==> flow/design.v <==
`timescale 1ns / 1ps
`default_nettype none
module bit_extender(X,Z);
	input wire [15:0] X;
	output wire [31:0] Z;
	wire [31:0] T;
	assign T[15:0] = X[15:0];
	assign T[31] = X[15];
	assign T[30] = X[15];
	assign T[29] = X[15];
	assign T[28] = X[15];
	assign T[27] = X[15];
	assign T[26] = X[15];
	assign T[25] = X[15];
	assign T[24] = X[15];
	assign T[23] = X[15];
	assign T[22] = X[15];
	assign T[21] = X[15];
	assign T[20] = X[15];
	assign T[19] = X[15];
	assign T[18] = X[15];
	assign T[17] = X[15];
	assign T[16] = X[15];
	assign Z = T;
endmodule
`default_nettype wire
`timescale 1ns / 1ps
`default_nettype none
module mux_2to1(X,Y,C,R);
   parameter N = 32;
   input  wire [(N-1):0] X, Y;
   input  wire           C;
   output wire [(N-1):0] R;
   assign R = C ? Y : X;
endmodule
`default_nettype wire
`timescale 1ns / 1ps
`default_nettype none
module mux_4to1(W,X,Y,Z,C,R);
   parameter N = 32;
	input  wire [(N-1):0] W, X, Y, Z;
	input  wire [1:0]     C;
	output wire [(N-1):0] R;
   wire [(N-1):0] mux_lsb_0_out, mux_lsb_1_out;
   mux_2to1 #(.N(N)) MUX_LSB_0 (.X(W), .Y(X), .C(C[0]), .R(mux_lsb_0_out));
   mux_2to1 #(.N(N)) MUX_LSB_1 (.X(Y), .Y(Z), .C(C[0]), .R(mux_lsb_1_out));
   mux_2to1 #(.N(N)) MUX_MSB (.X(mux_lsb_0_out), .Y(mux_lsb_1_out), .C(C[1]), .R(R));
endmodule
`default_nettype wire
`timescale 1ns / 1ps
`default_nettype none
module mux_16to1(X1,X2,X3,X4,X5,X6,X7,X8,X9,X10,X11,X12,X13,X14,X15,X16,C,R);
   parameter N = 32;
	input  wire [(N-1):0] X1, X2, X3, X4, X5, X6, X7, X8,
                         X9, X10, X11, X12, X13, X14, X15, X16;
	input  wire [3:0]     C;
	output wire [(N-1):0] R;
   wire [(N-1):0] mux_lsb_0_out, mux_lsb_1_out, mux_lsb_2_out, mux_lsb_3_out;
   mux_4to1 #(.N(N)) MUX_LSB_0 (.W(X1), .X(X2), .Y(X3), .Z(X4), .C(C[1:0]), .R(mux_lsb_0_out));
   mux_4to1 #(.N(N)) MUX_LSB_1 (.W(X5), .X(X6), .Y(X7), .Z(X8), .C(C[1:0]), .R(mux_lsb_1_out));
   mux_4to1 #(.N(N)) MUX_LSB_2 (.W(X9), .X(X10), .Y(X11), .Z(X12), .C(C[1:0]), .R(mux_lsb_2_out));
   mux_4to1 #(.N(N)) MUX_LSB_3 (.W(X13), .X(X14), .Y(X15), .Z(X16), .C(C[1:0]), .R(mux_lsb_3_out));
   mux_4to1 #(.N(N)) MUX_MSB (.W(mux_lsb_0_out), .X(mux_lsb_1_out),
         .Y(mux_lsb_2_out), .Z(mux_lsb_3_out), .C(C[3:2]), .R(R));
endmodule
`default_nettype wire
`timescale 1ns / 1ps
`default_nettype none
module equals(X,Y,Z);
   parameter N = 32;
	input  wire [(N-1):0] X, Y;
	output wire Z;
   wire [(N-1):0] xnor_result;
   assign xnor_result = ~(X ^ Y);  
   assign Z = & xnor_result;  
endmodule
`default_nettype wire
`timescale 1ns / 1ps
`default_nettype none
module add_1bit(X,Y,C_IN,Z,C_OUT);
	input  wire X;
	input  wire Y;
	input  wire C_IN;
	output wire Z;
	output wire C_OUT;
   wire half_sum;
	assign half_sum = X ^ Y;
	assign Z = half_sum ^ C_IN;
	assign C_OUT = X ? (Y | C_IN) : (Y & C_IN);
endmodule
`default_nettype wire
`timescale 1ns / 1ps
`default_nettype none
module add_32bit(X,Y,C_IN,Z,C_OUT);
	input  wire [31:0] X;
	input  wire [31:0] Y;
	input  wire C_IN;
	output wire [31:0] Z;
	output wire C_OUT;
   wire [30:0] carry;
	add_1bit ADD0 (.X(X[0]), .Y(Y[0]), .C_IN(C_IN), .Z(Z[0]), .C_OUT(carry[0]));
	add_1bit ADD1 (.X(X[1]), .Y(Y[1]), .C_IN(carry[0]), .Z(Z[1]), .C_OUT(carry[1]));
	add_1bit ADD2 (.X(X[2]), .Y(Y[2]), .C_IN(carry[1]), .Z(Z[2]), .C_OUT(carry[2]));
	add_1bit ADD3 (.X(X[3]), .Y(Y[3]), .C_IN(carry[2]), .Z(Z[3]), .C_OUT(carry[3]));
	add_1bit ADD4 (.X(X[4]), .Y(Y[4]), .C_IN(carry[3]), .Z(Z[4]), .C_OUT(carry[4]));
	add_1bit ADD5 (.X(X[5]), .Y(Y[5]), .C_IN(carry[4]), .Z(Z[5]), .C_OUT(carry[5]));
	add_1bit ADD6 (.X(X[6]), .Y(Y[6]), .C_IN(carry[5]), .Z(Z[6]), .C_OUT(carry[6]));
	add_1bit ADD7 (.X(X[7]), .Y(Y[7]), .C_IN(carry[6]), .Z(Z[7]), .C_OUT(carry[7]));
	add_1bit ADD8 (.X(X[8]), .Y(Y[8]), .C_IN(carry[7]), .Z(Z[8]), .C_OUT(carry[8]));
	add_1bit ADD9 (.X(X[9]), .Y(Y[9]), .C_IN(carry[8]), .Z(Z[9]), .C_OUT(carry[9]));
	add_1bit ADD10 (.X(X[10]), .Y(Y[10]), .C_IN(carry[9]), .Z(Z[10]), .C_OUT(carry[10]));
	add_1bit ADD11 (.X(X[11]), .Y(Y[11]), .C_IN(carry[10]), .Z(Z[11]), .C_OUT(carry[11]));
	add_1bit ADD12 (.X(X[12]), .Y(Y[12]), .C_IN(carry[11]), .Z(Z[12]), .C_OUT(carry[12]));
	add_1bit ADD13 (.X(X[13]), .Y(Y[13]), .C_IN(carry[12]), .Z(Z[13]), .C_OUT(carry[13]));
	add_1bit ADD14 (.X(X[14]), .Y(Y[14]), .C_IN(carry[13]), .Z(Z[14]), .C_OUT(carry[14]));
	add_1bit ADD15 (.X(X[15]), .Y(Y[15]), .C_IN(carry[14]), .Z(Z[15]), .C_OUT(carry[15]));
	add_1bit ADD16 (.X(X[16]), .Y(Y[16]), .C_IN(carry[15]), .Z(Z[16]), .C_OUT(carry[16]));
	add_1bit ADD17 (.X(X[17]), .Y(Y[17]), .C_IN(carry[16]), .Z(Z[17]), .C_OUT(carry[17]));
	add_1bit ADD18 (.X(X[18]), .Y(Y[18]), .C_IN(carry[17]), .Z(Z[18]), .C_OUT(carry[18]));
	add_1bit ADD19 (.X(X[19]), .Y(Y[19]), .C_IN(carry[18]), .Z(Z[19]), .C_OUT(carry[19]));
	add_1bit ADD20 (.X(X[20]), .Y(Y[20]), .C_IN(carry[19]), .Z(Z[20]), .C_OUT(carry[20]));
	add_1bit ADD21 (.X(X[21]), .Y(Y[21]), .C_IN(carry[20]), .Z(Z[21]), .C_OUT(carry[21]));
	add_1bit ADD22 (.X(X[22]), .Y(Y[22]), .C_IN(carry[21]), .Z(Z[22]), .C_OUT(carry[22]));
	add_1bit ADD23 (.X(X[23]), .Y(Y[23]), .C_IN(carry[22]), .Z(Z[23]), .C_OUT(carry[23]));
	add_1bit ADD24 (.X(X[24]), .Y(Y[24]), .C_IN(carry[23]), .Z(Z[24]), .C_OUT(carry[24]));
	add_1bit ADD25 (.X(X[25]), .Y(Y[25]), .C_IN(carry[24]), .Z(Z[25]), .C_OUT(carry[25]));
	add_1bit ADD26 (.X(X[26]), .Y(Y[26]), .C_IN(carry[25]), .Z(Z[26]), .C_OUT(carry[26]));
	add_1bit ADD27 (.X(X[27]), .Y(Y[27]), .C_IN(carry[26]), .Z(Z[27]), .C_OUT(carry[27]));
	add_1bit ADD28 (.X(X[28]), .Y(Y[28]), .C_IN(carry[27]), .Z(Z[28]), .C_OUT(carry[28]));
	add_1bit ADD29 (.X(X[29]), .Y(Y[29]), .C_IN(carry[28]), .Z(Z[29]), .C_OUT(carry[29]));
	add_1bit ADD30 (.X(X[30]), .Y(Y[30]), .C_IN(carry[29]), .Z(Z[30]), .C_OUT(carry[30]));
	add_1bit ADD31 (.X(X[31]), .Y(Y[31]), .C_IN(carry[30]), .Z(Z[31]), .C_OUT(C_OUT));
endmodule
`default_nettype wire
`timescale 1ns / 1ps
`default_nettype none
module subtract_1bit(
   X,
   Y,
   C_IN,
   Z,
   C_OUT
);
	input  wire X;
	input  wire Y;
	input  wire C_IN;
	output wire Z;
	output wire C_OUT;
   assign Z = (X^Y)^C_IN;
   assign C_OUT = X ? (Y & C_IN) : (Y | C_IN);
endmodule
`default_nettype wire
`timescale 1ns / 1ps
`default_nettype none
module subtract_32bit(
   X,
   Y,
   C_IN,
   Z,
   C_OUT
);
	input  wire [31:0] X;
	input  wire [31:0] Y;
	input  wire C_IN;
	output wire [31:0] Z;
	output wire C_OUT;
   wire [30:0] carry;
   subtract_1bit sub1_0 (.X(X[0]), .Y(Y[0]), .C_IN(C_IN), .Z(Z[0]), .C_OUT(carry[0]));
   subtract_1bit sub1_1 (.X(X[1]), .Y(Y[1]), .C_IN(carry[0]), .Z(Z[1]), .C_OUT(carry[1]));
   subtract_1bit sub1_2 (.X(X[2]), .Y(Y[2]), .C_IN(carry[1]), .Z(Z[2]), .C_OUT(carry[2]));
   subtract_1bit sub1_3 (.X(X[3]), .Y(Y[3]), .C_IN(carry[2]), .Z(Z[3]), .C_OUT(carry[3]));
   subtract_1bit sub1_4 (.X(X[4]), .Y(Y[4]), .C_IN(carry[3]), .Z(Z[4]), .C_OUT(carry[4]));
   subtract_1bit sub1_5 (.X(X[5]), .Y(Y[5]), .C_IN(carry[4]), .Z(Z[5]), .C_OUT(carry[5]));
   subtract_1bit sub1_6 (.X(X[6]), .Y(Y[6]), .C_IN(carry[5]), .Z(Z[6]), .C_OUT(carry[6]));
   subtract_1bit sub1_7 (.X(X[7]), .Y(Y[7]), .C_IN(carry[6]), .Z(Z[7]), .C_OUT(carry[7]));
   subtract_1bit sub1_8 (.X(X[8]), .Y(Y[8]), .C_IN(carry[7]), .Z(Z[8]), .C_OUT(carry[8]));
   subtract_1bit sub1_9 (.X(X[9]), .Y(Y[9]), .C_IN(carry[8]), .Z(Z[9]), .C_OUT(carry[9]));
   subtract_1bit sub1_10 (.X(X[10]), .Y(Y[10]), .C_IN(carry[9]), .Z(Z[10]), .C_OUT(carry[10]));
   subtract_1bit sub1_11 (.X(X[11]), .Y(Y[11]), .C_IN(carry[10]), .Z(Z[11]), .C_OUT(carry[11]));
   subtract_1bit sub1_12 (.X(X[12]), .Y(Y[12]), .C_IN(carry[11]), .Z(Z[12]), .C_OUT(carry[12]));
   subtract_1bit sub1_13 (.X(X[13]), .Y(Y[13]), .C_IN(carry[12]), .Z(Z[13]), .C_OUT(carry[13]));
   subtract_1bit sub1_14 (.X(X[14]), .Y(Y[14]), .C_IN(carry[13]), .Z(Z[14]), .C_OUT(carry[14]));
   subtract_1bit sub1_15 (.X(X[15]), .Y(Y[15]), .C_IN(carry[14]), .Z(Z[15]), .C_OUT(carry[15]));
   subtract_1bit sub1_16 (.X(X[16]), .Y(Y[16]), .C_IN(carry[15]), .Z(Z[16]), .C_OUT(carry[16]));
   subtract_1bit sub1_17 (.X(X[17]), .Y(Y[17]), .C_IN(carry[16]), .Z(Z[17]), .C_OUT(carry[17]));
   subtract_1bit sub1_18 (.X(X[18]), .Y(Y[18]), .C_IN(carry[17]), .Z(Z[18]), .C_OUT(carry[18]));
   subtract_1bit sub1_19 (.X(X[19]), .Y(Y[19]), .C_IN(carry[18]), .Z(Z[19]), .C_OUT(carry[19]));
   subtract_1bit sub1_20 (.X(X[20]), .Y(Y[20]), .C_IN(carry[19]), .Z(Z[20]), .C_OUT(carry[20]));
   subtract_1bit sub1_21 (.X(X[21]), .Y(Y[21]), .C_IN(carry[20]), .Z(Z[21]), .C_OUT(carry[21]));
   subtract_1bit sub1_22 (.X(X[22]), .Y(Y[22]), .C_IN(carry[21]), .Z(Z[22]), .C_OUT(carry[22]));
   subtract_1bit sub1_23 (.X(X[23]), .Y(Y[23]), .C_IN(carry[22]), .Z(Z[23]), .C_OUT(carry[23]));
   subtract_1bit sub1_24 (.X(X[24]), .Y(Y[24]), .C_IN(carry[23]), .Z(Z[24]), .C_OUT(carry[24]));
   subtract_1bit sub1_25 (.X(X[25]), .Y(Y[25]), .C_IN(carry[24]), .Z(Z[25]), .C_OUT(carry[25]));
   subtract_1bit sub1_26 (.X(X[26]), .Y(Y[26]), .C_IN(carry[25]), .Z(Z[26]), .C_OUT(carry[26]));
   subtract_1bit sub1_27 (.X(X[27]), .Y(Y[27]), .C_IN(carry[26]), .Z(Z[27]), .C_OUT(carry[27]));
   subtract_1bit sub1_28 (.X(X[28]), .Y(Y[28]), .C_IN(carry[27]), .Z(Z[28]), .C_OUT(carry[28]));
   subtract_1bit sub1_29 (.X(X[29]), .Y(Y[29]), .C_IN(carry[28]), .Z(Z[29]), .C_OUT(carry[29]));
   subtract_1bit sub1_30 (.X(X[30]), .Y(Y[30]), .C_IN(carry[29]), .Z(Z[30]), .C_OUT(carry[30]));
   subtract_1bit sub1_31 (.X(X[31]), .Y(Y[31]), .C_IN(carry[30]), .Z(Z[31]), .C_OUT(C_OUT));
endmodule
`default_nettype wire
`timescale 1ns / 1ps
`default_nettype none
module set_less_than_32bit(X,Y,Z);
	input  wire [31:0] X;
	input  wire [31:0] Y;
	output wire Z;
   wire sign_bit_xor, sub_cout;
   wire [31:0] subtract_result;
   assign sign_bit_xor = X[31] ^ Y[31];
   subtract_32bit SUB1 (.X(X), .Y(Y), .Z(subtract_result), .C_IN(1'b0), .C_OUT(sub_cout));
   assign Z = sign_bit_xor ? X[31] : subtract_result[31];
endmodule
`default_nettype wire
`timescale 1ns / 1ps
`default_nettype none
module shift_left_1bit(X,Y,I,Z);
	input  wire [31:0] X;
	input  wire [31:0] Y;
	input  wire [31:0] I;
	output wire Z;
   wire [31:0] index;
   wire lt0, gt31, temp;
   subtract_32bit SUB (.X(I), .Y(Y), .Z(index), .C_IN(1'b0), .C_OUT(temp));
   set_less_than_32bit LT0 (.X(index), .Y(32'd0), .Z(lt0));
   set_less_than_32bit GT31 (.X(32'd31), .Y(index), .Z(gt31));
   assign Z = (lt0 | gt31) ? 1'b0 : X[index];
endmodule
`default_nettype wire
`timescale 1ns / 1ps
`default_nettype none
module shift_right_1bit(X,Y,I,V,Z);
	input  wire [31:0] X, Y, I;
   input  wire V;
	output wire Z;
   wire [31:0] index;
   wire lt32, gte0, temp;
   add_32bit ADD (.X(I), .Y(Y), .Z(index), .C_IN(1'b0), .C_OUT(temp));
   set_less_than_32bit LT32 (.X(index), .Y(32'd32), .Z(lt32));
   set_less_than_32bit GTE0 (.X(32'hffffffff), .Y(index), .Z(gte0));
   assign Z = (lt32 & gte0) ? X[index] : V;
endmodule
`default_nettype wire
`timescale 1ns / 1ps
`default_nettype none
module shift_left_32bit(X,Y,Z);
	input  wire [31:0] X;
	input  wire [31:0] Y;
	output wire [31:0] Z;
   wire [31:0] tempZ;
   shift_left_1bit BIT0 (.X(X), .Y(Y), .I(0), .Z(tempZ[0]));
   shift_left_1bit BIT1 (.X(X), .Y(Y), .I(1), .Z(tempZ[1]));
   shift_left_1bit BIT2 (.X(X), .Y(Y), .I(2), .Z(tempZ[2]));
   shift_left_1bit BIT3 (.X(X), .Y(Y), .I(3), .Z(tempZ[3]));
   shift_left_1bit BIT4 (.X(X), .Y(Y), .I(4), .Z(tempZ[4]));
   shift_left_1bit BIT5 (.X(X), .Y(Y), .I(5), .Z(tempZ[5]));
   shift_left_1bit BIT6 (.X(X), .Y(Y), .I(6), .Z(tempZ[6]));
   shift_left_1bit BIT7 (.X(X), .Y(Y), .I(7), .Z(tempZ[7]));
   shift_left_1bit BIT8 (.X(X), .Y(Y), .I(8), .Z(tempZ[8]));
   shift_left_1bit BIT9 (.X(X), .Y(Y), .I(9), .Z(tempZ[9]));
   shift_left_1bit BIT10 (.X(X), .Y(Y), .I(10), .Z(tempZ[10]));
   shift_left_1bit BIT11 (.X(X), .Y(Y), .I(11), .Z(tempZ[11]));
   shift_left_1bit BIT12 (.X(X), .Y(Y), .I(12), .Z(tempZ[12]));
   shift_left_1bit BIT13 (.X(X), .Y(Y), .I(13), .Z(tempZ[13]));
   shift_left_1bit BIT14 (.X(X), .Y(Y), .I(14), .Z(tempZ[14]));
   shift_left_1bit BIT15 (.X(X), .Y(Y), .I(15), .Z(tempZ[15]));
   shift_left_1bit BIT16 (.X(X), .Y(Y), .I(16), .Z(tempZ[16]));
   shift_left_1bit BIT17 (.X(X), .Y(Y), .I(17), .Z(tempZ[17]));
   shift_left_1bit BIT18 (.X(X), .Y(Y), .I(18), .Z(tempZ[18]));
   shift_left_1bit BIT19 (.X(X), .Y(Y), .I(19), .Z(tempZ[19]));
   shift_left_1bit BIT20 (.X(X), .Y(Y), .I(20), .Z(tempZ[20]));
   shift_left_1bit BIT21 (.X(X), .Y(Y), .I(21), .Z(tempZ[21]));
   shift_left_1bit BIT22 (.X(X), .Y(Y), .I(22), .Z(tempZ[22]));
   shift_left_1bit BIT23 (.X(X), .Y(Y), .I(23), .Z(tempZ[23]));
   shift_left_1bit BIT24 (.X(X), .Y(Y), .I(24), .Z(tempZ[24]));
   shift_left_1bit BIT25 (.X(X), .Y(Y), .I(25), .Z(tempZ[25]));
   shift_left_1bit BIT26 (.X(X), .Y(Y), .I(26), .Z(tempZ[26]));
   shift_left_1bit BIT27 (.X(X), .Y(Y), .I(27), .Z(tempZ[27]));
   shift_left_1bit BIT28 (.X(X), .Y(Y), .I(28), .Z(tempZ[28]));
   shift_left_1bit BIT29 (.X(X), .Y(Y), .I(29), .Z(tempZ[29]));
   shift_left_1bit BIT30 (.X(X), .Y(Y), .I(30), .Z(tempZ[30]));
   shift_left_1bit BIT31 (.X(X), .Y(Y), .I(31), .Z(tempZ[31]));
   mux_2to1 SPECIAL_CASE (.X(tempZ), .Y(32'b0), .C(Y[31]), .R(Z));
endmodule
`default_nettype wire
`timescale 1ns / 1ps
`default_nettype none
module shift_right_logical_32bit(X,Y,Z);
	input  wire [31:0] X;
	input  wire [31:0] Y;
	output wire [31:0] Z;
   wire [31:0] tempZ;
   shift_right_1bit BIT0 (.X(X), .Y(Y), .I(0), .V(1'b0), .Z(tempZ[0]));
   shift_right_1bit BIT1 (.X(X), .Y(Y), .I(1), .V(1'b0), .Z(tempZ[1]));
   shift_right_1bit BIT2 (.X(X), .Y(Y), .I(2), .V(1'b0), .Z(tempZ[2]));
   shift_right_1bit BIT3 (.X(X), .Y(Y), .I(3), .V(1'b0), .Z(tempZ[3]));
   shift_right_1bit BIT4 (.X(X), .Y(Y), .I(4), .V(1'b0), .Z(tempZ[4]));
   shift_right_1bit BIT5 (.X(X), .Y(Y), .I(5), .V(1'b0), .Z(tempZ[5]));
   shift_right_1bit BIT6 (.X(X), .Y(Y), .I(6), .V(1'b0), .Z(tempZ[6]));
   shift_right_1bit BIT7 (.X(X), .Y(Y), .I(7), .V(1'b0), .Z(tempZ[7]));
   shift_right_1bit BIT8 (.X(X), .Y(Y), .I(8), .V(1'b0), .Z(tempZ[8]));
   shift_right_1bit BIT9 (.X(X), .Y(Y), .I(9), .V(1'b0), .Z(tempZ[9]));
   shift_right_1bit BIT10 (.X(X), .Y(Y), .I(10), .V(1'b0), .Z(tempZ[10]));
   shift_right_1bit BIT11 (.X(X), .Y(Y), .I(11), .V(1'b0), .Z(tempZ[11]));
   shift_right_1bit BIT12 (.X(X), .Y(Y), .I(12), .V(1'b0), .Z(tempZ[12]));
   shift_right_1bit BIT13 (.X(X), .Y(Y), .I(13), .V(1'b0), .Z(tempZ[13]));
   shift_right_1bit BIT14 (.X(X), .Y(Y), .I(14), .V(1'b0), .Z(tempZ[14]));
   shift_right_1bit BIT15 (.X(X), .Y(Y), .I(15), .V(1'b0), .Z(tempZ[15]));
   shift_right_1bit BIT16 (.X(X), .Y(Y), .I(16), .V(1'b0), .Z(tempZ[16]));
   shift_right_1bit BIT17 (.X(X), .Y(Y), .I(17), .V(1'b0), .Z(tempZ[17]));
   shift_right_1bit BIT18 (.X(X), .Y(Y), .I(18), .V(1'b0), .Z(tempZ[18]));
   shift_right_1bit BIT19 (.X(X), .Y(Y), .I(19), .V(1'b0), .Z(tempZ[19]));
   shift_right_1bit BIT20 (.X(X), .Y(Y), .I(20), .V(1'b0), .Z(tempZ[20]));
   shift_right_1bit BIT21 (.X(X), .Y(Y), .I(21), .V(1'b0), .Z(tempZ[21]));
   shift_right_1bit BIT22 (.X(X), .Y(Y), .I(22), .V(1'b0), .Z(tempZ[22]));
   shift_right_1bit BIT23 (.X(X), .Y(Y), .I(23), .V(1'b0), .Z(tempZ[23]));
   shift_right_1bit BIT24 (.X(X), .Y(Y), .I(24), .V(1'b0), .Z(tempZ[24]));
   shift_right_1bit BIT25 (.X(X), .Y(Y), .I(25), .V(1'b0), .Z(tempZ[25]));
   shift_right_1bit BIT26 (.X(X), .Y(Y), .I(26), .V(1'b0), .Z(tempZ[26]));
   shift_right_1bit BIT27 (.X(X), .Y(Y), .I(27), .V(1'b0), .Z(tempZ[27]));
   shift_right_1bit BIT28 (.X(X), .Y(Y), .I(28), .V(1'b0), .Z(tempZ[28]));
   shift_right_1bit BIT29 (.X(X), .Y(Y), .I(29), .V(1'b0), .Z(tempZ[29]));
   shift_right_1bit BIT30 (.X(X), .Y(Y), .I(30), .V(1'b0), .Z(tempZ[30]));
   shift_right_1bit BIT31 (.X(X), .Y(Y), .I(31), .V(1'b0), .Z(tempZ[31]));
   mux_2to1 SPECIAL_CASE (.X(tempZ), .Y(32'b0), .C(Y[31]), .R(Z));
endmodule
`default_nettype wire
`timescale 1ns / 1ps
`default_nettype none
module shift_right_arithmetic_32bit(X,Y,Z);
	input  wire [31:0] X;
	input  wire [31:0] Y;
	output wire [31:0] Z;
   wire [31:0] tempZ;
   shift_right_1bit BIT0 (.X(X), .Y(Y), .I(0), .V(X[31]), .Z(tempZ[0]));
   shift_right_1bit BIT1 (.X(X), .Y(Y), .I(1), .V(X[31]), .Z(tempZ[1]));
   shift_right_1bit BIT2 (.X(X), .Y(Y), .I(2), .V(X[31]), .Z(tempZ[2]));
   shift_right_1bit BIT3 (.X(X), .Y(Y), .I(3), .V(X[31]), .Z(tempZ[3]));
   shift_right_1bit BIT4 (.X(X), .Y(Y), .I(4), .V(X[31]), .Z(tempZ[4]));
   shift_right_1bit BIT5 (.X(X), .Y(Y), .I(5), .V(X[31]), .Z(tempZ[5]));
   shift_right_1bit BIT6 (.X(X), .Y(Y), .I(6), .V(X[31]), .Z(tempZ[6]));
   shift_right_1bit BIT7 (.X(X), .Y(Y), .I(7), .V(X[31]), .Z(tempZ[7]));
   shift_right_1bit BIT8 (.X(X), .Y(Y), .I(8), .V(X[31]), .Z(tempZ[8]));
   shift_right_1bit BIT9 (.X(X), .Y(Y), .I(9), .V(X[31]), .Z(tempZ[9]));
   shift_right_1bit BIT10 (.X(X), .Y(Y), .I(10), .V(X[31]), .Z(tempZ[10]));
   shift_right_1bit BIT11 (.X(X), .Y(Y), .I(11), .V(X[31]), .Z(tempZ[11]));
   shift_right_1bit BIT12 (.X(X), .Y(Y), .I(12), .V(X[31]), .Z(tempZ[12]));
   shift_right_1bit BIT13 (.X(X), .Y(Y), .I(13), .V(X[31]), .Z(tempZ[13]));
   shift_right_1bit BIT14 (.X(X), .Y(Y), .I(14), .V(X[31]), .Z(tempZ[14]));
   shift_right_1bit BIT15 (.X(X), .Y(Y), .I(15), .V(X[31]), .Z(tempZ[15]));
   shift_right_1bit BIT16 (.X(X), .Y(Y), .I(16), .V(X[31]), .Z(tempZ[16]));
   shift_right_1bit BIT17 (.X(X), .Y(Y), .I(17), .V(X[31]), .Z(tempZ[17]));
   shift_right_1bit BIT18 (.X(X), .Y(Y), .I(18), .V(X[31]), .Z(tempZ[18]));
   shift_right_1bit BIT19 (.X(X), .Y(Y), .I(19), .V(X[31]), .Z(tempZ[19]));
   shift_right_1bit BIT20 (.X(X), .Y(Y), .I(20), .V(X[31]), .Z(tempZ[20]));
   shift_right_1bit BIT21 (.X(X), .Y(Y), .I(21), .V(X[31]), .Z(tempZ[21]));
   shift_right_1bit BIT22 (.X(X), .Y(Y), .I(22), .V(X[31]), .Z(tempZ[22]));
   shift_right_1bit BIT23 (.X(X), .Y(Y), .I(23), .V(X[31]), .Z(tempZ[23]));
   shift_right_1bit BIT24 (.X(X), .Y(Y), .I(24), .V(X[31]), .Z(tempZ[24]));
   shift_right_1bit BIT25 (.X(X), .Y(Y), .I(25), .V(X[31]), .Z(tempZ[25]));
   shift_right_1bit BIT26 (.X(X), .Y(Y), .I(26), .V(X[31]), .Z(tempZ[26]));
   shift_right_1bit BIT27 (.X(X), .Y(Y), .I(27), .V(X[31]), .Z(tempZ[27]));
   shift_right_1bit BIT28 (.X(X), .Y(Y), .I(28), .V(X[31]), .Z(tempZ[28]));
   shift_right_1bit BIT29 (.X(X), .Y(Y), .I(29), .V(X[31]), .Z(tempZ[29]));
   shift_right_1bit BIT30 (.X(X), .Y(Y), .I(30), .V(X[31]), .Z(tempZ[30]));
   shift_right_1bit BIT31 (.X(X), .Y(Y), .I(31), .V(X[31]), .Z(tempZ[31]));
   wire [31:0] test_minus1;
   wire [1:0] spec_cases;
   wire temp, test_gt31, test_lt0;
   add_32bit TEST_MINUS1_ADD (.X(X), .Y(32'b1), .Z(test_minus1), .C_IN(1'b0), .C_OUT(temp));
   set_less_than_32bit LT0 (.X(Y), .Y(32'b0), .Z(test_lt0));
   set_less_than_32bit GT31 (.X(32'd31), .Y(Y), .Z(test_gt31));
   assign spec_cases[0] = 1'b0;  
   assign spec_cases[1] = test_gt31 | test_lt0;
   mux_4to1 SPECIALCASES (.W(tempZ), .X(32'b0), .Y(32'b0), .Z(32'b0), .C(spec_cases), .R(Z));
endmodule
`default_nettype wire
`timescale 1ns / 1ps
`default_nettype none
module alu(X,Y,op_code,Z,overflow,equal,zero);
	input  wire [31:0] X;
	input  wire [31:0] Y;
	input  wire [3:0] op_code;
	output wire [31:0] Z;
	output wire overflow;
	output wire equal;
	output wire zero;
   wire [31:0] and_output, or_output,  xor_output, nor_output, add_output,
               sub_output, slt_output, srl_output, sra_output, sll_output;
   wire add_cout, sub_cout;
   assign and_output = X & Y;
   assign or_output  = X | Y;
   assign xor_output = X ^ Y;
   assign nor_output = ~or_output;
   add_32bit ADDER (.X(X), .Y(Y), .C_IN(1'b0), .Z(add_output), .C_OUT(add_cout));
   subtract_32bit SUBTRACTER (.X(X), .Y(Y), .C_IN(1'b0), .Z(sub_output), .C_OUT(sub_cout));
   set_less_than_32bit SLT (.X(X), .Y(Y), .Z(slt_output[0]));
   assign slt_output[31:1] = 31'b0;
   shift_right_logical_32bit SRL (.X(Y), .Y(X), .Z(srl_output));
   shift_right_arithmetic_32bit SRA (.X(Y), .Y(X), .Z(sra_output));
   shift_left_32bit SLL (.X(Y), .Y(X), .Z(sll_output));
   mux_16to1 RESULT_MUX
             (.X1(and_output),
              .X2(or_output),
              .X3(xor_output),
              .X4(nor_output),
              .X5(32'b0),
              .X6(add_output),
              .X7(sub_output),
              .X8(slt_output),
              .X9(srl_output),
              .X10(sll_output),
              .X11(sra_output),
              .X12(32'b0),
              .X13(32'b0),
              .X14(32'b0),
              .X15(32'b0),
              .X16(32'b0),
              .C(op_code),
              .R(Z));
    mux_16to1 #(.N(1)) VALIDITY_MUX
              (.X1(1'b1),
               .X2(1'b1),
               .X3(1'b1),
               .X4(1'b1),
               .X5(1'b1),  
               .X6(1'b1),
               .X7(1'b1),
               .X8(1'b1),
               .X9(1'b1),
               .X10(1'b1),
               .X11(1'b1),
               .X12(1'b0),
               .X13(1'b0),
               .X14(1'b0),
               .X15(1'b0),
               .X16(1'b0),
               .C(op_code),
               .R(is_valid));
    wire is_valid, sub_equal_0, z_equal_0, overflow_bit;
    wire [1:0] op_is_add_sub;
    equals #(.N(4)) IS_ADD (.X(op_code), .Y(4'b0101), .Z(op_is_add_sub[1]));
    equals #(.N(4)) IS_SUB (.X(op_code), .Y(4'b0110), .Z(op_is_add_sub[0]));
    equals #(.N(32)) SUB_IS_0 (.X(sub_output), .Y(32'b0), .Z(sub_equal_0));
    equals #(.N(32)) Z_IS_0 (.X(Z), .Y(32'b0), .Z(z_equal_0));
    wire sub_overflow = (X[31] ^ Y[31]) ? (X[31] ^ Z[31]) : 0;
    wire add_overflow = (X[31] ^ Y[31]) ? 0 : (X[31] ^ Z[31]);
    mux_4to1 #(.N(1)) OVERFLOW (.W(1'b0), .X(sub_overflow), .Y(add_overflow),
                                .Z(1'b0), .R(overflow_bit), .C(op_is_add_sub));
    assign equal = is_valid ? sub_equal_0 : 1'b0;
    assign zero = is_valid ? z_equal_0 : 1'b0;
    assign overflow = is_valid ? overflow_bit : 1'b0;
endmodule
`default_nettype wire
`timescale 1ns / 1ps
`default_nettype none
module alu_control(alu_op, opcode, F, op);
	input  wire [2:0] alu_op;  
   input  wire [5:0] opcode;
	input  wire [5:0] F;
	output reg [3:0] op;
	always @(*) begin
      op <= 4'b0101;  
      if (alu_op == 3'b000) begin
         if (opcode == 6'b001000) op <= 4'b0101;   
         else if (opcode == 6'b001100) op <= 4'b0000;   
         else if (opcode == 6'b001101) op <= 4'b0001;   
         else if (opcode == 6'b001010) op <= 4'b0111;   
         else if (opcode == 6'b001110) op <= 4'b0010;   
      end  
      else if (alu_op == 3'b001 || alu_op == 3'b100) op <= 4'b0101;
		else if (alu_op == 3'b010) op <= 4'b0110;
		else if (alu_op === 3'b011) begin
         if (F == 6'b100100) op <= 4'b0000;  
         else if (F == 6'b100101) op <= 4'b0001;  
         else if (F == 6'b100110) op <= 4'b0010;  
         else if (F == 6'b100111) op <= 4'b0011;  
         else if (F == 6'b100000) op <= 4'b0101;  
         else if (F == 6'b100010) op <= 4'b0110;  
         else if (F == 6'b101010) op <= 4'b0111;  
         else if (F == 6'b000010) op <= 4'b1000;  
         else if (F == 6'b000000) op <= 4'b1001;  
         else if (F == 6'b000011) op <= 4'b1010;  
		end
	end
endmodule
`default_nettype wire
`timescale 1ns / 1ps
`default_nettype none
module control_unit(cclk, rstb, I, State, PcWriteCond, PcWrite, IorD, MemRead, MemWrite,
   MemToReg, IrWrite, PcSource, AluOp, AluSrcA, AluSrcB, RegWrite, RegDst, NextState);
   input  wire cclk, rstb;
	input  wire [31:0] I;
   input  wire [3:0] State;
   output wire PcWrite, IorD, MemRead, MemWrite, MemToReg, IrWrite, RegWrite;
   output wire [1:0] PcSource, PcWriteCond, AluSrcA, AluSrcB, RegDst;
   output wire [2:0] AluOp;
   output reg  [3:0] NextState;
	wire R;   
   wire RS;  
	wire L;   
	wire S;   
	wire B;   
   wire J;   
   wire JAL;
	assign R = ~I[31] & ~I[30] & ~I[29] & ~I[28] & ~I[27] & ~I[26];
   assign RS = R & (I[5:2] == 4'b0000);
	assign L = I[31] & ~I[30] & ~I[29] & ~I[28] & I[27] & I[26];
	assign S = I[31] & ~I[30] & I[29] & ~I[28] & I[27] & I[26];
	assign B = ~I[31] & ~I[30] & ~I[29] & I[28] & ~I[27];
   assign J = (~I[31] & ~I[30] & ~I[29] & ~I[28] & I[27]) | (R & (I[20:0] == 20'd8));
   assign JAL = J & (I[31:26] == 6'b000011);
   assign PcWrite = (State == 4'b0000 | State == 4'b1001) ? 1'b1 : 1'b0;
   assign PcWriteCond = (State == 4'b1000) ? {B & I[26], B & ~I[26]} : 2'b0;
   assign IorD = (State == 4'b0011 | State == 4'b0101) ? 1'b1 : 1'b0;
   assign MemRead = (State == 4'b0000 | State == 4'b0011) ? 1'b1 : 1'b0;
   assign MemWrite = (State == 4'b0101) ? 1'b1 : 1'b0;
   assign MemToReg = (State == 4'b0100) ? 1'b1 : 1'b0;
   assign IrWrite = (State == 4'b0000) ? 1'b1 : 1'b0;
   assign RegWrite = (State == 4'b0100 | State == 4'b0111 | State == 4'b1011 | State == 4'b1101) ? 1'b1 : 1'b0;
   assign RegDst = (State == 4'b1101) ? 2'b10
         : (State == 4'b0111 ? 1'b1 : 1'b0);
   assign AluSrcA = (State == 4'b0010 | State == 4'b0110 |
         State == 4'b1000 | State == 4'b1010) ? (R & RS ? 2'b10 : 2'b01) : 2'b00;
   assign AluSrcB = (State == 4'b0000) ? 2'b01
         : ((State == 4'b0001) ? 2'b11
            : ((State == 4'b0010 | State == 4'b1010) ? 2'b10 : 2'b00));
   assign PcSource = (State == 4'b1000) ? 2'b01
         : ((State == 4'b1001) ? (R ? 2'b11 : 2'b10) : 2'b00);
	assign AluOp = (State == 4'b0000 | State == 4'b0001) ? 3'b100
      : (R ? 3'b011
         : (B ? 3'b010
            : ((L | S) ? 3'b001 : 3'b000)));
   always @(posedge cclk) begin
      if (~rstb) begin
         NextState <= 4'b0000;
      end else begin
         case (State)
         4'b0000: NextState <= 4'b0001;
         4'b0001: begin
            if (JAL) NextState <= 4'b1101;
            else if (J) NextState <= 4'b1001;
            else if (B) NextState <= 4'b1000;
            else if (L | S) NextState <= 4'b0010;
            else if (R) NextState <= 4'b0110;
            else NextState <= 4'b1010;
         end
         4'b0010: begin
            if (L) NextState <= 4'b0011;
            else if (S) NextState <= 4'b0101;
            else NextState <= 4'b1111;
         end
         4'b0011: begin
            if (L) NextState <= 4'b0100;
            else NextState <= 4'b1111;
         end
         4'b0100: begin
            if (L) NextState <= 4'b0000;
            else NextState <= 4'b1111;
         end
         4'b0101: begin
            if (S) NextState <= 4'b1100;
            else NextState <= 4'b1111;
         end
         4'b0110: begin
            if (R) NextState <= 4'b0111;
            else NextState <= 4'b1111;
         end
         4'b0111: begin
            if (R) NextState <= 4'b0000;
            else NextState <= 4'b1111;
         end
         4'b1000: begin
            if (B) NextState <= 4'b1100;
            else NextState <= 4'b1111;
         end
         4'b1001: begin
            if (J) NextState <= 4'b1100;
            else NextState <= 4'b1111;
         end
         4'b1010: begin
            if (~R && ~J) NextState <= 4'b1011;
            else NextState <= 4'b1111;
         end
         4'b1011: begin
            if (~R && ~J) NextState <= 4'b0000;
            else NextState <= 4'b1111;
         end
         4'b1100: NextState <= 4'b0000;
         4'b1101: begin
            if (JAL) NextState <= 4'b1001;
            else NextState <= 4'b1111;
         end
         default: NextState <= 4'b1111;
         endcase
      end
   end
endmodule
`default_nettype wire
`timescale 1ns / 1ps
`default_nettype none
module register_file(cclk,rstb,write,read_reg_0,read_reg_1,write_reg,write_data,reg0,reg1);
	input  wire cclk;
	input  wire rstb;
	input  wire write;
	input  wire [4:0] read_reg_0;
	input  wire [4:0] read_reg_1;
	input  wire [4:0] write_reg;
	input  wire [31:0] write_data;
	output wire [31:0] reg0;
	output wire [31:0] reg1;
   reg [31:0] registers[31:0];
   assign reg0 = registers[read_reg_0];
   assign reg1 = registers[read_reg_1];
   always @(posedge cclk) begin
      if (~rstb) begin
         registers[0] <= 32'b0;
         registers[1] <= 32'b0;
         registers[2] <= 32'b0;
         registers[3] <= 32'b0;
         registers[4] <= 32'b0;
         registers[5] <= 32'b0;
         registers[6] <= 32'b0;
         registers[7] <= 32'b0;
         registers[8] <= 32'b0;
         registers[9] <= 32'b0;
         registers[10] <= 32'b0;
         registers[11] <= 32'b0;
         registers[12] <= 32'b0;
         registers[13] <= 32'b0;
         registers[14] <= 32'b0;
         registers[15] <= 32'b0;
         registers[16] <= 32'b0;
         registers[17] <= 32'b0;
         registers[18] <= 32'b0;
         registers[19] <= 32'b0;
         registers[20] <= 32'b0;
         registers[21] <= 32'b0;
         registers[22] <= 32'b0;
         registers[23] <= 32'b0;
         registers[24] <= 32'b0;
         registers[25] <= 32'b0;
         registers[26] <= 32'b0;
         registers[27] <= 32'b0;
         registers[28] <= 32'b0;
         registers[29] <= 32'b0;
         registers[30] <= 32'b0;
         registers[31] <= 32'b0;
      end else begin
         if (write) begin
            registers[write_reg] <= write_data;
         end
      end
   end
endmodule
`default_nettype wire
`timescale 1ns/1ps
`default_nettype none
module mips(clk, rstb, mem_wr_data, mem_addr, mem_rd_data, mem_wr_ena, PC);
	input wire clk, rstb;
	output wire mem_wr_ena;
	output wire [31:0] mem_wr_data, mem_addr;
	input wire [31:0] mem_rd_data;             
	output reg [31:0] PC;
   reg  [31:0] MemDataReg, InstReg, RegA, RegB, AluOut;
   wire [4:0] RegFile_WriteAddr;
   wire [31:0] RegFile_WriteData;
   wire [31:0] RegFile_Data0, RegFile_Data1, AluAMux, AluBMux;
   wire Ctl_PcWrite, Ctl_IorD, Ctl_MemRead, Ctl_MemWrite,
        Ctl_MemToReg, Ctl_IrWrite, Ctl_RegWrite;
   wire [1:0] Ctl_PcWriteCond, Ctl_PcSource, Ctl_AluSrcA, Ctl_AluSrcB, Ctl_RegDst;
   wire [2:0] Ctl_AluOp;
   wire [3:0] Ctl_State;
   wire [3:0] AluCtl_AluOpcode;
   wire Alu_Zero;
   wire [31:0] Alu_Z;
   wire [31:0] SignExtend_Out;
   assign mem_addr = Ctl_IorD ? AluOut : PC;
   assign mem_wr_data = RegB;
   assign mem_wr_ena = Ctl_MemWrite;
   assign RegFile_WriteAddr = Ctl_RegDst[1] ? 5'd31 : (Ctl_RegDst[0] ? InstReg[15:11] : InstReg[20:16]);
   assign RegFile_WriteData = Ctl_RegDst[1] ? PC : (Ctl_MemToReg ? mem_rd_data : AluOut);
   assign AluAMux = Ctl_AluSrcA[1] ? InstReg[10:6] : (Ctl_AluSrcA[0] ? RegA : PC);
   assign AluBMux = Ctl_AluSrcB[1]
      ? (Ctl_AluSrcB[0] ? {SignExtend_Out[29:0],2'b0} : SignExtend_Out)
      : (Ctl_AluSrcB[0] ? 32'd4 : RegB);
	register_file REGFILE (.cclk(clk), .rstb(rstb), .write(Ctl_RegWrite),
         .write_reg(RegFile_WriteAddr), .write_data(RegFile_WriteData),
         .read_reg_0(InstReg[25:21]), .read_reg_1(InstReg[20:16]),
         .reg0(RegFile_Data0), .reg1(RegFile_Data1));
   control_unit CONTROL (.cclk(clk), .rstb(rstb), .I(InstReg), .State(Ctl_State),
      .PcWriteCond(Ctl_PcWriteCond), .PcWrite(Ctl_PcWrite), .IorD(Ctl_IorD),
      .MemRead(Ctl_MemRead), .MemWrite(Ctl_MemWrite), .MemToReg(Ctl_MemToReg),
      .IrWrite(Ctl_IrWrite), .PcSource(Ctl_PcSource), .AluOp(Ctl_AluOp),
      .AluSrcA(Ctl_AluSrcA), .AluSrcB(Ctl_AluSrcB), .RegWrite(Ctl_RegWrite),
      .RegDst(Ctl_RegDst), .NextState(Ctl_State));
   alu_control ALU_CONTROL (.alu_op(Ctl_AluOp),
      .opcode(InstReg[31:26]), .F(InstReg[5:0]), .op(AluCtl_AluOpcode));
   alu ALU (.X(AluAMux), .Y(AluBMux), .op_code(AluCtl_AluOpcode), .Z(Alu_Z), .zero(Alu_Zero));
   bit_extender SIGN_EXTEND (.X(InstReg[15:0]), .Z(SignExtend_Out));
   always @(posedge clk) begin
      if (~rstb) begin
         MemDataReg <= 32'b0;
         InstReg <= 32'b0;
         RegA <= 32'b0;
         RegB <= 32'b0;
         AluOut <= 32'b0;
         PC <= 32'h00400000;
      end else begin
         RegA <= RegFile_Data0;
         RegB <= RegFile_Data1;
         if (Ctl_MemToReg) MemDataReg <= mem_rd_data;
         if (Ctl_IrWrite) InstReg <= mem_rd_data;
         AluOut <= Alu_Z;
         if (Ctl_PcWrite || (Ctl_PcWriteCond[0] & Alu_Zero) ||
              (Ctl_PcWriteCond[1] & ~Alu_Zero)) begin
            case (Ctl_PcSource)
            2'b00: PC <= Alu_Z;
            2'b01: PC <= AluOut;
            2'b10: PC <= {PC[31:28], InstReg[25:0], 2'b0};
            2'b11: PC <= RegA;
            endcase
         end
      end
   end
endmodule
`default_nettype wire
# Tool chain data of mips

What the tools print for mips, step after step.
Lines are those of the file above, counted from 1.
The mark n/a stands for no value.

Top module: mips
Clock input: clk
Library: sky130hd
Corner: tt_025C_1v80

# Elaborated design

Counts by Yosys on the flattened word-level netlist (proc, flatten, opt, wreduce; memories kept). Register bits leave out memories and registers merged into their read ports (data or address). Print and check cells are left out.
Yosys's memory passes give these memory sizes; they may raise the number of words (mostly to a power of two), join words into wider ones and drop unused or constant bits.

Register bits: 100
Memory bits (writable): 1024
Memories kept: 1
Input bits: 34
Output and inout bits: 97
Elaborated cells: 5945

Eq/ne operators: 36
Shifts and indexed selects: 64
Muxes and demuxes: 1184
Bitwise operators: 4642
Reductions and logical operators: 13

Memory list:

| memory            | words | width | RTL line | text |
| REGFILE.registers | 32    | 32    | 612      | `reg [31:0] registers[31:0];` |

Operators with widths:

| kind                                                              | number |
| 32-bit by 32-bit variable part select with 1-bit output           | 64 |
| 1-bit bitwise XOR                                                 | 1879 |
| 1-bit bitwise OR                                                  | 1762 |
| 1-bit two-way mux                                                 | 1105 |
| 1-bit bitwise AND                                                 | 949 |
| 32-bit two-way mux                                                | 24 |
| 32-bit case mux with 4-bit select                                 | 1 |
| 4-bit two-way mux                                                 | 30 |
| 32-bit NOT                                                        | 2 |
| 4-bit case mux with 14-bit select                                 | 1 |
| 1-bit NOT                                                         | 47 |
| 6-bit == test (second input constant)                             | 7 |
| 32-bit bitwise AND                                                | 1 |
| 32-bit bitwise OR                                                 | 1 |
| 32-bit bitwise XOR                                                | 1 |
| 32-bit AND reduction                                              | 1 |
| 6-bit by 4-bit == test with 1-bit output (second input constant)  | 5 |
| 4-bit == test (second input constant)                             | 6 |
| 2-bit two-way mux                                                 | 12 |
| 21-bit by 4-bit == test with 1-bit output (second input constant) | 1 |
| 5-bit two-way mux                                                 | 4 |
| 6-bit by 2-bit == test with 1-bit output (second input constant)  | 3 |
| 3-bit two-way mux                                                 | 6 |
| 17-bit two-way mux                                                | 1 |
| 4-bit by 3-bit == test with 1-bit output (second input constant)  | 4 |
| 4-bit by 2-bit == test with 1-bit output (second input constant)  | 2 |
| 4-bit logical NOT                                                 | 2 |
| 6-bit logical NOT                                                 | 1 |

Other operator kinds: 13; their cells: 17.

# Depth

Longest topological path by Yosys (ltp), each cell counted once; first at word level (registers and memories cut), then after technology mapping (sequential cells cut; the memories' decode and read muxes count).

Depth in word-level cells: 86
ABC_AREA: 0
Mapped depth: 63
Mapped depth without buffers: 54

# Netlist

Source: synth_stat.txt of the flow (Yosys; design flattened, memories mapped). It holds for the ABC_AREA given above (unset counts as 0); a run with the other value may have another netlist.
The area totals of this step are shown rounded.

Standard cells after synthesis: 8389
Chip area (Yosys): 98000 um^2
Area of sequential cells: 34000 um^2
Mapped flip-flops: 1198
Buffers: 584

Cells by type:

| type                      | number | total area (um^2) |
| sky130_fd_sc_hd__edfxtp_1 | 1024   | 3.07E+04 |
| sky130_fd_sc_hd__ha_1     | 1760   | 2.2E+04 |
| sky130_fd_sc_hd__mux4_2   | 712    | 1.6E+04 |
| sky130_fd_sc_hd__nor2_1   | 1396   | 5.24E+03 |
| sky130_fd_sc_hd__dfxtp_1  | 174    | 3.48E+03 |
| sky130_fd_sc_hd__mux2i_1  | 252    | 2.52E+03 |
| sky130_fd_sc_hd__nor4_1   | 374    | 2.34E+03 |
| sky130_fd_sc_hd__clkbuf_1 | 447    | 1.68E+03 |
| sky130_fd_sc_hd__nand2_1  | 383    | 1.44E+03 |
| sky130_fd_sc_hd__o21ai_0  | 170    | 850.816 |
| sky130_fd_sc_hd__a21oi_1  | 158    | 790.758 |
| sky130_fd_sc_hd__nand3_1  | 128    | 640.614 |
| sky130_fd_sc_hd__mux2_2   | 52     | 585.562 |
| sky130_fd_sc_hd__nor3_1   | 115    | 575.552 |
| sky130_fd_sc_hd__nand4_1  | 82     | 512.992 |
| sky130_fd_sc_hd__inv_1    | 128    | 480.461 |
| sky130_fd_sc_hd__o211ai_1 | 55     | 412.896 |
| sky130_fd_sc_hd__a211oi_1 | 46     | 345.331 |

Other cell types: 103; their cells: 933.
By module: a second synthesis without flattening, with its own total; a netlist apart from the flattened one above.

Cells (unflattened synthesis): 43791
Area (unflattened synthesis): 420000 um^2

Rows give one instance, submodules left out.

By module:

| module              | times used | cells | area (um^2) | seq. area (um^2) |
| subtract_1bit       | 7296       | 4     | 33          | 0.0 |
| add_1bit            | 2080       | 2     | 34          | 0.0 |
| register_file       | 1          | 4646  | 56000       | 31000 |
| shift_right_1bit    | 64         | 34    | 360         | 0.0 |
| shift_left_1bit     | 32         | 26    | 340         | 0.0 |
| mux_2to1 (N=32)     | 18         | 36    | 540         | 0.0 |
| mips                | 1          | 784   | 7900        | 3200 |
| set_less_than_32bit | 195        | 4     | 16          | 0.0 |
| alu                 | 1          | 200   | 1600        | 0.0 |
| mux_2to1            | 2          | 36    | 540         | 0.0 |
| control_unit        | 1          | 127   | 820         | 80 |
| equals (N=32)       | 2          | 43    | 350         | 0.0 |
| mux_2to1 (N=1)      | 18         | 1     | 15          | 0.0 |
| bit_extender        | 1          | 32    | 240         | 0.0 |

Further modules, not shown: 12.

# Path before layout

OpenSTA on the mapped netlist: ideal clock, no wires. The path of least setup slack (recovery checks aside). Input and output delay are each 20% of the period. Register names are those of the netlist, which keeps one name where synthesis merged equal registers.

Path kind: reg-to-reg
Start: reg InstReg[4]
End: reg PC[22]
Clock period: 13.0 ns
Library setup time: 0.125 ns
Time at the first pin: 0.000 ns
Arrival time: 11.973 ns
Required time: 12.875 ns
Path slack: 0.902 ns
Path delay: 12.098 ns
Stages: 52
Path buffers: 5
Synthesis period reached: 12.098 ns

"path delay" = arrival - input delay + setup time.
"stages": output pins that drive a net of the path, with the launching flip-flop's if there is one; two outputs of one cell count as two.
"synthesis period reached" = period - worst setup slack (recovery checks aside). The figure is calculated, with input and output delays left at 20% of the set period.
The rows between start and end are the longest chain of elaborated cells between them; the timing report does not say that the signal goes this way. Where chains are equally long, one stands for them.
A line is the first line of the expression or statement that the cell stems from. Yosys adds cells for indexed reads and writes and turns some case tables into memories.
A register here has more assigning lines than the two given.

Cells stage by stage: sky130_fd_sc_hd__dfxtp_1 -> sky130_fd_sc_hd__buf_6 -> sky130_fd_sc_hd__or4_4 -> sky130_fd_sc_hd__buf_6 -> sky130_fd_sc_hd__nor4_4 -> sky130_fd_sc_hd__or2_2 -> sky130_fd_sc_hd__clkbuf_1 -> sky130_fd_sc_hd__inv_1 -> sky130_fd_sc_hd__ha_1 -> sky130_fd_sc_hd__ha_1 -> sky130_fd_sc_hd__ha_1 -> sky130_fd_sc_hd__ha_1 -> sky130_fd_sc_hd__ha_1 -> sky130_fd_sc_hd__ha_1 -> sky130_fd_sc_hd__ha_1 -> sky130_fd_sc_hd__ha_1 -> sky130_fd_sc_hd__ha_1 -> sky130_fd_sc_hd__ha_1 -> [16 not listed] -> sky130_fd_sc_hd__nor4_1 -> sky130_fd_sc_hd__nand3_1 -> sky130_fd_sc_hd__or3_1 -> sky130_fd_sc_hd__a222oi_1 -> sky130_fd_sc_hd__a31oi_1 -> sky130_fd_sc_hd__a2111oi_0 -> sky130_fd_sc_hd__a32oi_1 -> sky130_fd_sc_hd__a2111oi_0 -> sky130_fd_sc_hd__nand4_1 -> sky130_fd_sc_hd__nor4_1 -> sky130_fd_sc_hd__nand4_1 -> sky130_fd_sc_hd__nor4_2 -> sky130_fd_sc_hd__nand4_1 -> sky130_fd_sc_hd__nor4_4 -> sky130_fd_sc_hd__nor3_1 -> sky130_fd_sc_hd__buf_6 -> sky130_fd_sc_hd__buf_6 -> sky130_fd_sc_hd__mux2i_1
Length of the longest elaborated chain: 80
Elaborated cells between the ends (all ways): 5807
Those cells by class: 9 x eq/ne; 64 x shift; 1129 x mux; 4600 x logic; 5 x reduce/logical

Ends and longest elaborated chain, post-synthesis:

| item                  | RTL line | text |
| start, declared       | 665      | `reg  [31:0] MemDataReg, InstReg, RegA, RegB, AluOut;` |
| start, assigned       | 704      | `InstReg <= 32'b0;` |
| start, assigned       | 713      | `if (Ctl_IrWrite) InstReg <= mem_rd_data;` |
| 4-bit logical NOT     | 507      | `assign RS = R & (I[5:2] == 4'b0000);` |
| 1-bit bitwise AND     | 507      |  |
| 1-bit bitwise AND     | 524      | `State == 4'b1000 \| State == 4'b1010) ? (R & RS ? 2'b10 : 2'b01) : 2'b00;` |
| 2-bit two-way mux     | 524      |  |
| 2-bit two-way mux     | 523      | `assign AluSrcA = (State == 4'b0010 \| State == 4'b0110 \|` |
| 32-bit two-way mux x2 | 683      | `assign AluAMux = Ctl_AluSrcA[1] ? InstReg[10:6] : (Ctl_AluSrcA[0] ? RegA : PC);` |
| 1-bit two-way mux     | 150      | `assign C_OUT = X ? (Y & C_IN) : (Y \| C_IN);` |
| [61 not listed]       | n/a      |  |
| 1-bit two-way mux     | 212      | `assign Z = sign_bit_xor ? X[31] : subtract_result[31];` |
| 32-bit two-way mux x4 | 34       | `assign R = C ? Y : X;` |
| 32-bit NOT            | 74       | `assign xnor_result = ~(X ^ Y);` |
| 32-bit AND reduction  | 75       | `assign Z = & xnor_result;` |
| 1-bit two-way mux     | 451      | `assign zero = is_valid ? z_equal_0 : 1'b0;` |
| 1-bit bitwise AND     | 715      | `if (Ctl_PcWrite \|\| (Ctl_PcWriteCond[0] & Alu_Zero) \|\|` |
| 1-bit logical OR x2   | 715      |  |
| end, assigned         | 718      | `2'b00: PC <= Alu_Z;` |
| end, assigned         | 719      | `2'b01: PC <= AluOut;` |
| end, declared         | 664      | `output reg [31:0] PC;` |

# Path in the finished layout

From the final timing report of job 1: the path of least setup slack in the routed layout; clock arrival at registers is part of the times.

Path kind: reg-to-reg
Start: reg CONTROL.NextState
End: reg PC[22]
Clock period: 12.6 ns
Library setup time: 0.07 ns
Time at the first pin: 0.77 ns
Arrival time: 12.28 ns
Required time: 13.27 ns
Path slack: 0.98 ns
Stages: 50
Path buffers: 5

Where an end lacks its bit number, it is one bit of the signal, or one of the new flip-flops if synthesis recoded a state register.
A register here has more assigning lines than the two given.

Cells stage by stage: sky130_fd_sc_hd__dfxtp_4 -> sky130_fd_sc_hd__or4_4 -> sky130_fd_sc_hd__mux2i_4 -> sky130_fd_sc_hd__a311oi_4 -> sky130_fd_sc_hd__buf_4 -> sky130_fd_sc_hd__buf_8 -> sky130_fd_sc_hd__ha_1 -> sky130_fd_sc_hd__ha_1 -> sky130_fd_sc_hd__inv_1 -> sky130_fd_sc_hd__ha_1 -> sky130_fd_sc_hd__ha_1 -> sky130_fd_sc_hd__ha_1 -> sky130_fd_sc_hd__ha_1 -> sky130_fd_sc_hd__ha_1 -> sky130_fd_sc_hd__ha_1 -> sky130_fd_sc_hd__ha_1 -> sky130_fd_sc_hd__ha_1 -> sky130_fd_sc_hd__ha_1 -> [14 not listed] -> sky130_fd_sc_hd__ha_1 -> sky130_fd_sc_hd__ha_1 -> sky130_fd_sc_hd__ha_1 -> sky130_fd_sc_hd__nor4_1 -> sky130_fd_sc_hd__nand3_1 -> sky130_fd_sc_hd__or3_1 -> sky130_fd_sc_hd__a21oi_1 -> sky130_fd_sc_hd__o21ai_0 -> sky130_fd_sc_hd__o211ai_1 -> sky130_fd_sc_hd__nand3_1 -> sky130_fd_sc_hd__nor4_2 -> sky130_fd_sc_hd__buf_4 -> sky130_fd_sc_hd__buf_4 -> sky130_fd_sc_hd__and4_4 -> sky130_fd_sc_hd__a211oi_4 -> sky130_fd_sc_hd__nor3_4 -> sky130_fd_sc_hd__buf_4 -> sky130_fd_sc_hd__mux2i_1

Ends and longest elaborated chain, post-layout:

| item            | RTL line | text |
| start, declared | 498      | `output reg  [3:0] NextState;` |
| start, assigned | 536      | `NextState <= 4'b0000;` |
| start, assigned | 539      | `4'b0000: NextState <= 4'b0001;` |
| end, assigned   | 718      | `2'b00: PC <= Alu_Z;` |
| end, assigned   | 719      | `2'b01: PC <= AluOut;` |
| end, declared   | 664      | `output reg [31:0] PC;` |

No chain of elaborated cells between the ends is given.

Lab notebook: mips

Settings and measured results of 3 stored flow runs for module mips (sky130hd), not sorted in any way. The constraints put input and output delay at 20% of the set period each and load the outputs with 0.01 pF.
"period reached": clock period set for the run, less the worst setup slack. It is reckoned from that one timing run; input and output delays stay at 20% of the period that was set.
By "critical path time" is meant the share of the clock period that the worst setup path is allowed (20% is reserved at inputs, 20% at outputs), minus its slack. Clock arrival times at its registers enter into it.
"total power of the final layout" rests on the timing tool's default activity at the inputs, not on a simulated workload.
Results are given in rounded form.

## Job 1

==> flow/run.sh <==
#!/bin/bash
# the make line also repeats the synthesis and layout settings of config.mk as NAME=value (left out here)
make -C /OpenROAD-flow-scripts/flow DESIGN_CONFIG=/design/flow/config.mk WORK_HOME=/design/flow/orfs CLKGATE_MAP_FILE= finish
==> flow/config.mk <==
export PLATFORM = sky130hd
export DESIGN_NAME = mips
export DESIGN_NICKNAME = mips
export VERILOG_FILES = /design/flow/design.v
export SDC_FILE = /design/flow/constraint.sdc
export NUM_CORES = 4
export LEC_CHECK = 0
export CAP_MARGIN = 20
export CELL_PAD_IN_SITES_DETAIL_PLACEMENT = 2
export CORE_ASPECT_RATIO = 1.01
export CORE_MARGIN = 2
export CORE_UTILIZATION = 28
export CTS_CLUSTER_SIZE = 40
export MAX_ROUTING_LAYER = met4
export PLACE_DENSITY_LB_ADDON = 0.27
export SETUP_SLACK_MARGIN = 2.11
export SLEW_MARGIN = 20
export TNS_END_PERCENT = 10
==> flow/constraint.sdc <==
create_clock -name core_clock -period 12.6 [get_ports {clk}]
set_input_delay 2.5200 -clock core_clock [delete_from_list [all_inputs] [get_ports {clk}]]
set_output_delay 2.5200 -clock core_clock [all_outputs]
set_load 0.01 [all_outputs]

| result of job 1 | value |
|---|---|
| die size | 350000 um^2 |
| standard-cell area after routing | 110000 um^2 |
| critical path time | 11.62 ns |
| worst path kind | reg-to-reg |
| total negative slack on setup checks | 0.000 ns |
| total power of the final layout | 15 mW |
| worst setup slack after layout | 0.98 ns |
| utilization after routing | 0.32 |
| cell area after synthesis | 98000 um^2 |
| post-route worst hold slack | 0.48 ns |
| period reached | 11.618 ns |

## Job 2

==> flow/run.sh <==
#!/bin/bash
# the make line also repeats the synthesis and layout settings of config.mk as NAME=value (left out here)
make -C /OpenROAD-flow-scripts/flow DESIGN_CONFIG=/design/flow/config.mk WORK_HOME=/design/flow/orfs CLKGATE_MAP_FILE= finish
==> flow/config.mk <==
export PLATFORM = sky130hd
export DESIGN_NAME = mips
export DESIGN_NICKNAME = mips
export VERILOG_FILES = /design/flow/design.v
export SDC_FILE = /design/flow/constraint.sdc
export NUM_CORES = 4
export LEC_CHECK = 0
export CAP_MARGIN = 20
export CORE_MARGIN = 2
export CORE_UTILIZATION = 40
export PLACE_DENSITY = 0.6
export SLEW_MARGIN = 20
==> flow/constraint.sdc <==
create_clock -name core_clock -period 8.13 [get_ports {clk}]
set_input_delay 1.6260 -clock core_clock [delete_from_list [all_inputs] [get_ports {clk}]]
set_output_delay 1.6260 -clock core_clock [all_outputs]
set_load 0.01 [all_outputs]

| result of job 2 | value |
|---|---|
| die size | 250000 um^2 |
| standard-cell area after routing | 130000 um^2 |
| critical path time | 11.08 ns |
| worst path kind | reg-to-reg |
| total negative slack on setup checks | -120 ns |
| total power of the final layout | 24 mW |
| worst setup slack after layout | -2.9 ns |
| utilization after routing | 0.52 |
| cell area after synthesis | 98000 um^2 |
| post-route worst hold slack | 0.45 ns |
| period reached | 11.078 ns |

## Job 3

==> flow/run.sh <==
#!/bin/bash
# the make line also repeats the synthesis and layout settings of config.mk as NAME=value (left out here)
make -C /OpenROAD-flow-scripts/flow DESIGN_CONFIG=/design/flow/config.mk WORK_HOME=/design/flow/orfs CLKGATE_MAP_FILE= finish
==> flow/config.mk <==
export PLATFORM = sky130hd
export DESIGN_NAME = mips
export DESIGN_NICKNAME = mips
export VERILOG_FILES = /design/flow/design.v
export SDC_FILE = /design/flow/constraint.sdc
export NUM_CORES = 4
export LEC_CHECK = 0
export CAP_MARGIN = 20
export CORE_ASPECT_RATIO = 0.96
export CORE_MARGIN = 2
export CORE_UTILIZATION = 50
export CTS_CLUSTER_DIAMETER = 157
export GPL_ROUTABILITY_DRIVEN = 0
export HOLD_SLACK_MARGIN = 0.14
export MAX_ROUTING_LAYER = met4
export PLACE_DENSITY = 0.93
export SLEW_MARGIN = 20
==> flow/constraint.sdc <==
create_clock -name core_clock -period 11.1 [get_ports {clk}]
set_input_delay 2.2200 -clock core_clock [delete_from_list [all_inputs] [get_ports {clk}]]
set_output_delay 2.2200 -clock core_clock [all_outputs]
set_load 0.01 [all_outputs]

Job 3: not finished: routing ended with error GRT-0116
